==> flow/design.v <==
module sdram_controller (
        input   clk,
        input   rst,
        output  sdram_cle,
        output  sdram_cs,
        output  sdram_cas,
        output  sdram_ras,
        output  sdram_we,
        output  sdram_dqm,
        output  [1:0]  sdram_ba,
        output  [12:0] sdram_a,
        input   [31:0] sdram_dqi,
        output  [31:0] sdram_dqo,
        input   [22:0] user_addr,    
        input   rw,                  
        input   [31:0] data_in,      
        output  [31:0] data_out,     
        output  busy,                
        input   in_valid,            
        output  out_valid            
    );
    localparam tCASL            = 13'd2;        
    localparam tPRE             = 13'd2;        
    localparam tACT             = 13'd2;        
    localparam tREF             = 13'd6;        
    localparam tRef_Counter     = 10'd750;     
    wire [22:0] addr;
    wire [12:0] Mapped_RA;
    wire [1:0]  Mapped_BA;
    wire [7:0]  Mapped_CA;
    reg        req_rw_q;
    reg [22:0] req_addr_q;
    reg [31:0] req_data_q;
    reg        start_q;
    wire        eff_rw   = start_q ? req_rw_q   : rw;
    wire [22:0] eff_addr = start_q ? req_addr_q : user_addr;
    wire [31:0] eff_data = start_q ? req_data_q : data_in;
    assign Mapped_RA = {eff_addr[22:10]};
    assign Mapped_BA = {eff_addr[9:8]};
    assign Mapped_CA = {eff_addr[7:0]};
    assign addr = {Mapped_RA, Mapped_BA, Mapped_CA};
    wire[22:0]next_input_addr;
    wire[22:0]next_addr;
    wire [12:0] next_Mapped_RA;
    wire [1:0]  next_Mapped_BA;
    wire [7:0]  next_Mapped_CA;
    assign next_input_addr = eff_addr + 8;  
    assign next_Mapped_RA = {next_input_addr[22:10]};
    assign next_Mapped_BA = {next_input_addr[9:8]};
    assign next_Mapped_CA = {next_input_addr[7:0]};
    assign next_addr = {next_Mapped_RA,next_Mapped_BA,next_Mapped_CA}; 
    reg [31:0] cache_d[0:1], cache_q[0:1];
    reg [22:0] cache_addr_d[0:1], cache_addr_q[0:1];
    reg [1:0]  cache_cnt_d[0:1], cache_cnt_q[0:1]; 
    reg [1:0]  cache_vld_d, cache_vld_q;
    localparam CMD_UNSELECTED    = 4'b1000;
    localparam CMD_NOP           = 4'b0111;
    localparam CMD_ACTIVE        = 4'b0011;
    localparam CMD_READ          = 4'b0101;
    localparam CMD_WRITE         = 4'b0100;
    localparam CMD_TERMINATE     = 4'b0110;
    localparam CMD_PRECHARGE     = 4'b0010;
    localparam CMD_REFRESH       = 4'b0001;
    localparam CMD_LOAD_MODE_REG = 4'b0000;
    localparam STATE_SIZE = 4;
    localparam INIT = 4'd0,
               WAIT = 4'd1,
               PRECHARGE_INIT = 4'd2,
               REFRESH_INIT_1 = 4'd3,
               REFRESH_INIT_2 = 4'd4,
               LOAD_MODE_REG = 4'd5,
               IDLE = 4'd6,
               REFRESH = 4'd7,
               ACTIVATE = 4'd8,
               READ = 4'd9,
               READ_RES = 4'd10,
               WRITE = 4'd11,
               PRECHARGE = 4'd12;
    reg cle_d, cle_q;
    reg dqm_q, dqm_d;
    reg [3:0] cmd_d, cmd_q;
    reg [1:0] ba_d, ba_q;
    reg [12:0] a_d, a_q;
    reg [31:0] dq_d, dq_q;
    reg [31:0] dqi_d, dqi_q;
    reg dq_en_d, dq_en_q;
    assign sdram_cle = cle_q;
    assign sdram_cs = cmd_q[3];
    assign sdram_ras = cmd_q[2];
    assign sdram_cas = cmd_q[1];
    assign sdram_we = cmd_q[0];
    assign sdram_dqm = dqm_q;
    assign sdram_ba = ba_q;
    assign sdram_a = a_q;
    assign sdram_dqo = dq_en_q ? dq_q : 32'h00000000;
    reg [STATE_SIZE-1:0] state_d, state_q;
    reg [STATE_SIZE-1:0] next_state_d, next_state_q;
    reg [22:0] addr_d, addr_q;
    reg [31:0] data_d, data_q;
    reg out_valid_d, out_valid_q;
    reg [15:0] delay_ctr_d, delay_ctr_q;
    reg [9:0] refresh_ctr_d, refresh_ctr_q;
    reg refresh_flag_d, refresh_flag_q;
    reg ready_d, ready_q;
    reg start_d;
    reg rw_op_d, rw_op_q;
    reg [3:0] row_open_d, row_open_q;
    reg [12:0] row_addr_d[3:0], row_addr_q[3:0];
    reg [2:0] precharge_bank_d, precharge_bank_q;
    integer i;
    assign data_out = data_q;
    assign busy = !ready_q;
    assign out_valid = out_valid_q;
    always @* begin
        dq_d = dq_q;
        dqi_d = sdram_dqi;
        dq_en_d = 1'b0;  
        cle_d = cle_q;
        cmd_d = CMD_NOP;  
        dqm_d = 1'b0;
        ba_d = 2'd0;
        a_d = 13'd0;
        state_d = state_q;
        next_state_d = next_state_q;
        delay_ctr_d = delay_ctr_q;
        addr_d = addr_q;
        data_d = data_q;
        out_valid_d = 1'b0;
        precharge_bank_d = precharge_bank_q;
        rw_op_d = rw_op_q;
        ready_d = ready_q;
        start_d = start_q;
        row_open_d = row_open_q;
        for (i = 0; i < 4; i = i + 1)
            row_addr_d[i] = row_addr_q[i];
        refresh_flag_d = refresh_flag_q;
        refresh_ctr_d = refresh_ctr_q + 1'b1;
        if (refresh_ctr_q > tRef_Counter) begin
            refresh_ctr_d = 10'd0;
            refresh_flag_d = 1'b1;
        end
        cache_d[0] = cache_q[0];
        cache_d[1] = cache_q[1];
        cache_addr_d[0] = cache_addr_q[0];
        cache_addr_d[1] = cache_addr_q[1];
        cache_cnt_d[0] = cache_cnt_q[0];
        cache_cnt_d[1] = cache_cnt_q[1];
        cache_vld_d = cache_vld_q;
        case(cache_cnt_q[0])
            0:begin
                cache_d[0] = sdram_dqi;
                cache_cnt_d[0] = 2'b11;
            end
            1:cache_cnt_d[0] = 2'b00;
            2:cache_cnt_d[0] = 2'b01;
        endcase
        case(cache_cnt_q[1])
            0:begin
                cache_d[1] = sdram_dqi;
                cache_cnt_d[1] = 2'b11;
            end
            1:cache_cnt_d[1] = 2'b00;
            2:cache_cnt_d[1] = 2'b01;
        endcase
        case (state_q)
            INIT: begin
                row_open_d = 4'b0;
                out_valid_d = 1'b0;
                a_d = {3'b000, 1'b0, 2'b00, 3'b010, 1'b0, 3'b010};  
                ba_d = 2'b0;
                cle_d = 1'b1;
                state_d = WAIT;
                delay_ctr_d = 16'd0;
                next_state_d = IDLE;
                refresh_flag_d = 1'b0;
                refresh_ctr_d = 10'b1;
                ready_d = 1'b0;
                dq_en_d = 1'b0;
            end
            WAIT: begin
                delay_ctr_d = delay_ctr_q - 1'b1;
                if (delay_ctr_q == 13'd0) begin
                    state_d = next_state_q;
                end
            end
            IDLE: begin
            	start_d = start_q;
                if (ready_q && in_valid) begin
                        start_d = 1'd1;
                end
                if (refresh_flag_q) begin  
                    ready_d = 1'b0;
                    state_d = PRECHARGE;
                    next_state_d = REFRESH;
                    precharge_bank_d = 3'b100;  
                    refresh_flag_d = 1'b0;  
                end 
                else if ((ready_q && in_valid) || start_q) begin  
                    start_d = 1'd0;
                    ready_d = 1'b0;  
                    rw_op_d = eff_rw;  
                    addr_d = addr;
                    if (eff_rw)  
                        data_d = eff_data;
                    if (row_open_q[addr[9:8]]) begin
                        if (row_addr_q[addr[9:8]] == addr[22:10]) begin  
                            if (eff_rw)
                                state_d = WRITE;
                            else begin
                                if (cache_vld_q[addr[2]] && cache_cnt_q[addr[2]] == 2'b11 && cache_addr_q[addr[2]] == addr[22:0]) begin  
                                    out_valid_d = 1'b1;
                                    data_d = cache_q[addr[2]];
                                    if(row_open_q[next_addr[9:8]] && row_addr_q[next_addr[9:8]] == next_addr[22:10]) begin
                                        cmd_d = CMD_READ;
                                        a_d = {2'b0, 1'b0, next_addr[7:0], 2'b0};
                                        ba_d = next_addr[9:8];
                                        cache_addr_d[next_addr[2]] = next_addr;
                                        cache_cnt_d[next_addr[2]] = 2;
                    cache_vld_d[next_addr[2]] = 1'b1;
                                    end
                                end
                                else begin                  
                                    state_d = READ;
                                end
                            end
                        end 
                        else begin  
                            state_d = PRECHARGE;  
                            precharge_bank_d = {1'b0, addr[9:8]};
                            next_state_d = ACTIVATE;  
                        end
                    end 
                    else begin  
                        state_d = ACTIVATE;  
                    end
                end
                else if (!ready_q) begin
                    ready_d = 1;
                end
            end
            REFRESH: begin
                cmd_d = CMD_REFRESH;
                state_d = WAIT;
                delay_ctr_d = tREF;
                next_state_d = IDLE;
            end
            ACTIVATE: begin
                cmd_d = CMD_ACTIVE;
                a_d = addr_q[22:10];
                ba_d = addr_q[9:8];
                delay_ctr_d = tACT;
                state_d = WAIT;
                if (rw_op_q)
                    next_state_d = WRITE;
                else
                    next_state_d = READ;
                row_open_d[addr_q[9:8]] = 1'b1;  
                row_addr_d[addr_q[9:8]] = addr_q[22:10];
            end
            READ: begin
                cmd_d = CMD_READ;
                a_d = {2'b0, 1'b0, addr_q[7:0], 2'b0};
                ba_d = addr_q[9:8];
                state_d = WAIT;
                delay_ctr_d = tCASL; 
                next_state_d = READ_RES;
            end
            READ_RES: begin
                data_d = dqi_q;  
                out_valid_d = 1'b1;
                state_d = IDLE;
                if (row_open_q[next_addr[9:8]] && row_addr_q[next_addr[9:8]] == next_addr[22:10]) begin
                    cmd_d = CMD_READ;
                    a_d = {2'b0, 1'b0, next_addr[7:0], 2'b0};  
                    ba_d = next_addr[9:8];
                    cache_addr_d[next_addr[2]] = next_addr;
                    cache_cnt_d[next_addr[2]] = 2;
                    cache_vld_d[next_addr[2]] = 1'b1;
            	end
            end
            WRITE: begin
                cmd_d = CMD_WRITE;
                dq_d = data_q;
                dq_en_d = 1'b1;  
                a_d = {2'b0, 1'b0, addr_q[7:0], 2'b00};
                ba_d = addr_q[9:8];
                for (i = 0; i < 2; i = i + 1) begin
                    if (cache_addr_q[i] == addr_q) begin
                        cache_d[i] = data_q;
                        cache_cnt_d[i] = 2'b11;
                    end
                end
                state_d = IDLE;
            end
            PRECHARGE: begin
                cmd_d = CMD_PRECHARGE;
                a_d[10] = precharge_bank_q[2];  
                ba_d = precharge_bank_q[1:0];
                state_d = WAIT;
                delay_ctr_d = tPRE;
                if (precharge_bank_q[2]) begin
                    row_open_d = 4'b0000;  
                end else begin
                    row_open_d[precharge_bank_q[1:0]] = 1'b0;  
                end
            end
            default: state_d = INIT;
        endcase
    end
    always @(posedge clk) begin
        if(rst) begin
            cle_q <= 1'b0;
            dq_en_q <= 1'b0;
            state_q <= INIT;
            ready_q <= 1'b0;
            start_q <= 1'b0;
            cache_q[0] <= 0;
            cache_addr_q[0] <= 0;
            cache_cnt_q[0] <= 2'b11;
            cache_q[1] <= 0;
            cache_addr_q[1] <= 0;
            cache_cnt_q[1] <= 2'b11;
            cache_vld_q <= 2'b00;
        end else begin
            cle_q <= cle_d;
            dq_en_q <= dq_en_d;
            state_q <= state_d;
            ready_q <= ready_d;
            start_q <= start_d;
            cache_q[0] <= cache_d[0];
            cache_addr_q[0] <= cache_addr_d[0];
            cache_cnt_q[0] <= cache_cnt_d[0];
            cache_q[1] <= cache_d[1];
            cache_addr_q[1] <= cache_addr_d[1];
            cache_cnt_q[1] <= cache_cnt_d[1];
            cache_vld_q <= cache_vld_d;
        end
        cmd_q <= cmd_d;
        dqm_q <= dqm_d;
        ba_q <= ba_d;
        a_q <= a_d;
        dq_q <= dq_d;
        dqi_q <= dqi_d;
        next_state_q <= next_state_d;
        refresh_flag_q <= refresh_flag_d;
        refresh_ctr_q <= refresh_ctr_d;
        data_q <= data_d;
        addr_q <= addr_d;
        out_valid_q <= out_valid_d;
        row_open_q <= row_open_d;
        for (i = 0; i < 4; i = i + 1)
            row_addr_q[i] <= row_addr_d[i];
        precharge_bank_q <= precharge_bank_d;
        rw_op_q <= rw_op_d;
        if (state_q == IDLE && ready_q && in_valid) begin
            req_rw_q <= rw;
            req_addr_q <= user_addr;
            req_data_q <= data_in;
        end
        delay_ctr_q <= delay_ctr_d;
    end
endmodule
==> Reports on sdram_controller <==
Each step is given for the RTL above and for the edited RTL.
"orig" refers to lines of the RTL above, "edited" to lines of the edited file.
"diff" is "edited" less "orig", of the values as shown; "rel_change_pct" is that difference over "orig", in percent.
Library cell names are shortened.
{ "inputs": {"top": "sdram_controller", "clock": "clk", "lib": "sky130hd", "pvt_corner": "tt_025C_1v80"} }

==> Edit of the RTL <==
The edit as a unified diff against the file above.
The edited RTL no longer does the same as the RTL above: the edit was made by script, with no optimisation intended.
begin of diff
@@ -270,5 +270,5 @@
                 out_valid_d = 1'b1;
                 state_d = IDLE;
-                if (row_open_q[next_addr[9:8]] && row_addr_q[next_addr[9:8]] == next_addr[22:10]) begin
+                if (row_open_q[next_addr[9:8]] && row_addr_q[next_addr[9:8]] != next_addr[22:10]) begin
                     cmd_d = CMD_READ;
                     a_d = {2'b0, 1'b0, next_addr[7:0], 2'b0};  
end of diff

==> After elaboration <==
Source: Yosys, flattened and elaborated. Widths are those after wreduce. Registers that Yosys merges into a memory's read port (data or address) are not register bits. Print and check cells do not count. Equal cells are merged and count once.
{ "bits": {"columns": ["item", "orig", "edited", "diff", "rel_change_pct"], "rows": [
  ["mem_count", 0, 0, 0, null],
  ["word_cells", 318, 318, 0, 0.00],
  ["input_bits", 91, 91, 0, 0.00],
  ["register_bits", 409, 409, 0, 0.00],
  ["clocked_rd_ports_x_width", 0, 0, 0, null],
  ["output_inout_bits", 87, 87, 0, 0.00],
  ["mem_bits_ro", 0, 0, 0, null],
  ["latchBits", 0, 0, 0, null],
  ["ram_bits", 0, 0, 0, null]
]} }
{ "classes": {"columns": ["item", "orig", "edited", "diff", "rel_change_pct"], "rows": [
  ["logic", 16, 16, 0, 0.00],
  ["div_mod_pow", 0, 0, 0, null],
  ["muxes", 171, 171, 0, 0.00],
  ["shifts", 7, 7, 0, 0.00],
  ["add_sub_neg", 6, 6, 0, 0.00],
  ["reduce_and_logical", 41, 41, 0, 0.00],
  ["n_eq", 41, 41, 0, 0.00],
  ["cmp", 1, 1, 0, 0.00],
  ["multipliers", 0, 0, 0, null]
]} }
{ "ops": {"columns": ["op", "orig", "edited", "diff", "rel_change_pct"], "rows": [
  ["13-bit == test", 3, 2, -1, -33.33],
  ["13-bit != test", 0, 1, 1, null]
]} }
Operator kinds equal on both sides are left out: 64.

==> Depth <==
Yosys ltp: most cells in a row. Word level: on the elaborated netlist, between registers, memories and ports. Mapped: between sequential cells and ports; inverters and the memories' decode and read muxes count.
{ "logic_depth": {"columns": ["item", "orig", "edited", "diff", "rel_change_pct"], "rows": [
  ["depth_word", 33, 33, 0, 0.00],
  ["abc_area", "0", "0", null, null],
  ["depth_mapped", 20, 21, 1, 5.00],
  ["ltp_nobuf", 12, 13, 1, 8.33]
]} }

==> Synthesis result <==
Source: synth_stat.txt of the flow (Yosys; design flattened, memories mapped). It holds for the ABC_AREA given above (unset counts as 0); a run with the other value may have another netlist.
{ "mapped": {"columns": ["item", "orig", "edited", "diff", "rel_change_pct"], "rows": [
  ["synth_area_um2", 19473.7, 19620.1, 146.4, 0.75],
  ["flip_flops", 408, 408, 0, 0.00],
  ["buffers", 97, 106, 9, 9.28],
  ["cells", 1778, 1867, 89, 5.01]
]} }
{ "types": {"columns": ["cell_type", "orig", "edited", "diff", "rel_change_pct"], "rows": [
  ["nand2_1", 131, 210, 79, 60.31],
  ["mux2_2", 68, 38, -30, -44.12],
  ["a21oi_1", 148, 123, -25, -16.89],
  ["a21o_1", 5, 28, 23, 460.00],
  ["a31oi_1", 5, 27, 22, 440.00],
  ["mux2i_1", 208, 194, -14, -6.73],
  ["nor3_1", 15, 28, 13, 86.67],
  ["o21ai_0", 60, 49, -11, -18.33],
  ["clkbuf_1", 70, 80, 10, 14.29],
  ["xnor2_1", 96, 89, -7, -7.29],
  ["nand4_1", 18, 25, 7, 38.89],
  ["and3_1", 14, 8, -6, -42.86],
  ["o211ai_1", 5, 11, 6, 120.00],
  ["o31ai_1", 3, 9, 6, 200.00],
  ["or4_1", 0, 6, 6, null],
  ["nand3_1", 26, 21, -5, -19.23],
  ["inv_1", 44, 48, 4, 9.09],
  ["xor2_1", 30, 34, 4, 13.33]
]} }
Cell types equal on both sides are left out: 16.
Not every row of either side is listed.

==> Timing after synthesis <==
OpenSTA on the mapped netlist: ideal clock, no wires. The path of least setup slack (recovery checks aside). Input and output delay are each 20% of the period. Register names are those of the netlist, which keeps one name where synthesis merged equal registers.
{ "synth_timing": {"columns": ["item", "orig", "edited", "diff", "rel_change_pct"], "rows": [
  ["path_type", "register -> register", "register -> register", null, null],
  ["start", "register start_q", "register start_q", null, null],
  ["end", "register cache_addr_q[1][21]", "register cache_cnt_q[1][1]", null, null],
  ["delay_ns", 4.700, 4.697, -0.003, -0.06],
  ["setup_ns", 0.072, 0.134, 0.062, null],
  ["launch_ns", 0.000, 0.000, 0.000, null],
  ["period_ns", 4.2, 4.2, 0.0, 0.00],
  ["arrival_ns", 4.628, 4.563, -0.065, -1.40],
  ["stages", 20, 20, 0, 0.00],
  ["path_buffers", 7, 6, -1, -14.29],
  ["slack_ns", -0.500, -0.497, 0.003, null],
  ["period_less_setup_slack_ns", 4.7, 4.697, -0.003, -0.06]
]} }
"delay_ns" = arrival - input delay + setup time.
"stages" counts driving pins, that of a launching flip-flop among them; a cell with two outputs on the path counts twice.
"period_less_setup_slack_ns" is the clock period less the worst setup slack; recovery checks do not enter. This is arithmetic on one report: input and output delays are still those of the set period (20% each).
{ "synth_between_orig": {"path_cell_list": "dfxtp_1 > buf_6 > buf_6 > buf_2 > buf_2 > buf_2 > mux2i_1 > inv_1 > ha_1 > nand4_1 > a211oi_2 > xnor2_2 > mux4_2 > xor2_1 > or4b_4 > nor3_4 > and4_1 > buf_6 > buf_12 > mux2i_1", "cells_between": 72} }
{ "synth_rtl_orig": {"columns": ["item", "line_no", "text"], "rows": [
  ["start, declared", 34, "reg        start_q;"],
  ["start, assigned", 316, "start_q <= 1'b0;"],
  ["start, assigned", 329, "start_q <= start_d;"],
  ["end, assigned", 321, "cache_addr_q[1] <= 0;"],
  ["end, assigned", 334, "cache_addr_q[1] <= cache_addr_d[1];"],
  ["end, declared", 53, "reg [22:0] cache_addr_d[0:1], cache_addr_q[0:1];"]
]} }
orig: No chain of elaborated cells between the ends is given.
Nets of the timed path that keep an RTL name, with a line that drives or declares them; the list need not be complete.
{ "synth_named_nets_orig": {"columns": ["signal", "line_no", "text"], "rows": [
  ["Mapped_CA[4]", 36, "wire [22:0] eff_addr = start_q ? req_addr_q : user_addr;"]
]} }
{ "synth_between_edited": {"path_cell_list": "dfxtp_1 > buf_4 > buf_6 > buf_2 > buf_2 > mux2i_1 > inv_1 > ha_1 > inv_1 > a211oi_4 > xnor2_2 > mux4_2 > a21boi_0 > nor4_1 > nand4_1 > or2_1 > buf_2 > mux2_4 > buf_6 > or4b_1", "cells_between": 64} }
{ "synth_rtl_edited": {"columns": ["item", "line_no", "text"], "rows": [
  ["start, declared", 34, "reg        start_q;"],
  ["start, assigned", 316, "start_q <= 1'b0;"],
  ["start, assigned", 329, "start_q <= start_d;"],
  ["end, assigned", 322, "cache_cnt_q[1] <= 2'b11;"],
  ["end, assigned", 335, "cache_cnt_q[1] <= cache_cnt_d[1];"],
  ["end, declared", 54, "reg [1:0]  cache_cnt_d[0:1], cache_cnt_q[0:1];"]
]} }
edited: No chain of elaborated cells between the ends is given.
{ "synth_named_nets_edited": {"columns": ["signal", "line_no", "text"], "rows": [
  ["Mapped_CA[4]", 36, "wire [22:0] eff_addr = start_q ? req_addr_q : user_addr;"]
]} }

==> Worst path after layout <==
From the final timing report of each run of pair A: the path of least setup slack in the routed layout; clock arrival at registers is part of the times.
{ "layout_timing": {"columns": ["item", "orig", "edited", "diff", "rel_change_pct"], "rows": [
  ["path_type", "register -> register", "input -> register", null, null],
  ["start", "register start_q", "input port user_addr[5]", null, null],
  ["end", "register cache_addr_q[1][3]", "register cache_cnt_q[1][1]", null, null],
  ["path_buffers", 2, 4, 2, 100.00],
  ["launch_ns", 0.60, 0.83, 0.23, 38.33],
  ["period_ns", 4.17, 4.17, 0.00, 0.00],
  ["stages", 15, 14, -1, -6.67],
  ["setup_ns", 0.07, 0.12, 0.05, null],
  ["slack_ns", 0.22, 0.10, -0.12, null],
  ["arrival_ns", 4.46, 4.54, 0.08, 1.79]
]} }
Between the ends stands the longest chain of elaborated cells between them, by number of cells; it is not shown to be the way that was timed. Of several equally long chains one is given.
Each line given opens the expression or statement behind the cell; cells for indexed reads and writes are added by Yosys, which also makes memories of some case tables.
{ "layout_between_orig": {"path_cell_list": "dfxtp_4 > mux2i_1 > inv_1 > ha_4 > nand4_1 > a211oi_4 > xnor2_4 > buf_12 > mux4_2 > xnor2_2 > o211ai_1 > nor4bb_4 > and4_4 > clkbuf_16 > mux2i_1", "cells_between": 72} }
{ "layout_rtl_orig": {"columns": ["item", "line_no", "text"], "rows": [
  ["start, declared", 34, "reg        start_q;"],
  ["start, assigned", 316, "start_q <= 1'b0;"],
  ["start, assigned", 329, "start_q <= start_d;"],
  ["end, assigned", 321, "cache_addr_q[1] <= 0;"],
  ["end, assigned", 334, "cache_addr_q[1] <= cache_addr_d[1];"],
  ["end, declared", 53, "reg [22:0] cache_addr_d[0:1], cache_addr_q[0:1];"]
]} }
orig: No chain of elaborated cells between the ends is given.
Nets of the timed path that keep an RTL name, with a line that drives or declares them; the list need not be complete.
{ "layout_named_nets_orig": {"columns": ["signal", "line_no", "text"], "rows": [
  ["Mapped_CA[3]", 36, "wire [22:0] eff_addr = start_q ? req_addr_q : user_addr;"]
]} }
{ "layout_between_edited": {"path_cell_list": "clkdlybuf4s50_1 > buf_4 > nand4b_1 > buf_4 > a21oi_1 > nand2_1 > nor3_1 > buf_4 > xnor2_1 > xnor2_1 > nand4_1 > or2_4 > mux2_4 > or4b_1", "elab_chain_cells": 21, "cells_between": 31} }
{ "layout_rtl_edited": {"columns": ["item", "line_no", "text"], "rows": [
  ["start, declared", 14, "input   [22:0] user_addr,"],
  ["23-bit 2-to-1 mux", 36, "wire [22:0] eff_addr = start_q ? req_addr_q : user_addr;"],
  ["23-bit by 4-bit adder with 23-bit output", 47, "assign next_input_addr = eff_addr + 8;"],
  ["2-bit == test", 213, "if(row_open_q[next_addr[9:8]] && row_addr_q[next_addr[9:8]] == next_addr[22:10]) begin"],
  ["13-bit parallel mux with 4-bit select", 213, null],
  ["13-bit 2-to-1 mux", 210, "if (cache_vld_q[addr[2]] && cache_cnt_q[addr[2]] == 2'b11 && cache_addr_q[addr[2]] == addr[22:0]) begin"],
  ["13-bit 2-to-1 mux", 207, "if (eff_rw)"],
  ["13-bit 2-to-1 mux", 206, "if (row_addr_q[addr[9:8]] == addr[22:10]) begin"],
  ["(+7 left out)", null, null],
  ["2-bit 2-to-1 mux", 210, null],
  ["2-bit 2-to-1 mux", 207, null],
  ["2-bit 2-to-1 mux", 206, null],
  ["2-bit 2-to-1 mux", 205, "if (row_open_q[addr[9:8]]) begin"],
  ["2-bit 2-to-1 mux", 198, "else if ((ready_q && in_valid) || start_q) begin"],
  ["2-bit 2-to-1 mux", 191, "if (refresh_flag_q) begin"],
  ["2-bit parallel mux with 3-bit select", 165, "case (state_q)"],
  ["end, assigned", 322, "cache_cnt_q[1] <= 2'b11;"],
  ["end, assigned", 335, "cache_cnt_q[1] <= cache_cnt_d[1];"],
  ["end, declared", 54, "reg [1:0]  cache_cnt_d[0:1], cache_cnt_q[0:1];"]
]} }

==> Measured runs <==
Runs of the flow (Yosys, OpenROAD) on both versions; the two runs of a pair have the same settings. The constraints put input and output delay at 20% of the set period each and load the outputs with 0.01 pF.
{ "settings_pair_A": {"period_ns": 4.17, "CAP_MARGIN": 20, "CORE_MARGIN": 2, "CORE_UTILIZATION": 40, "SLEW_MARGIN": 20} }
{ "results_pair_A": {"columns": ["item", "orig", "edited", "diff", "rel_change_pct"], "rows": [
  ["dieArea_um2", 50465.4, 50836.7, 371.3, 0.74],
  ["synth_chip_area_um2", 19473.7, 19620.1, 146.4, 0.75],
  ["total_negative_slack_ns", 0.000, 0.000, 0.000, null],
  ["total_power_w", 0.009961, 0.010285, 0.000324, 3.25],
  ["layout_utilization_pct", 50.9, 51.4, 0.5, null],
  ["finish.stdcell_area_um2", 24423.4, 24984.0, 560.6, 2.30],
  ["worst_hold_slack_ns", 0.463, 0.470, 0.007, null],
  ["clock_period_reached_ns", 3.950, 4.068, 0.118, 2.99],
  ["setup_worst_slack_ns", 0.220, 0.102, -0.118, null]
]} }
{ "settings_pair_B": {"ABC_AREA": 0, "CELL_PAD_IN_SITES_DETAIL_PLACEMENT": 0, "CORE_UTILIZATION": 43, "GPL_ROUTABILITY_DRIVEN": 0, "MAX_ROUTING_LAYER": "met4", "PLACE_DENSITY_LB_ADDON": 0.27, "TNS_END_PERCENT": 20, "period_ns": 4.18, "CAP_MARGIN": 20, "CORE_MARGIN": 2, "SLEW_MARGIN": 20} }
{ "results_pair_B": {"columns": ["item", "orig", "edited", "diff", "rel_change_pct"], "rows": [
  ["dieArea_um2", 47006.6, 47351.9, 345.3, 0.73],
  ["synth_chip_area_um2", 19473.7, 19620.1, 146.4, 0.75],
  ["total_negative_slack_ns", 0.000, 0.000, 0.000, null],
  ["total_power_w", 0.009979, 0.010074, 0.000095, 0.95],
  ["layout_utilization_pct", 54.9, 55.1, 0.2, null],
  ["finish.stdcell_area_um2", 24389.6, 24882.6, 493.0, 2.02],
  ["worst_hold_slack_ns", 0.473, 0.452, -0.021, null],
  ["clock_period_reached_ns", 3.976, 4.085, 0.109, 2.74],
  ["setup_worst_slack_ns", 0.204, 0.095, -0.109, null]
]} }
"clock_period_reached_ns" is the run's clock period less its worst setup slack. It is reckoned from that one timing run; input and output delays stay at 20% of the period that was set.
"total_power_w" is the tool's figure for a default switching activity; nothing was simulated.
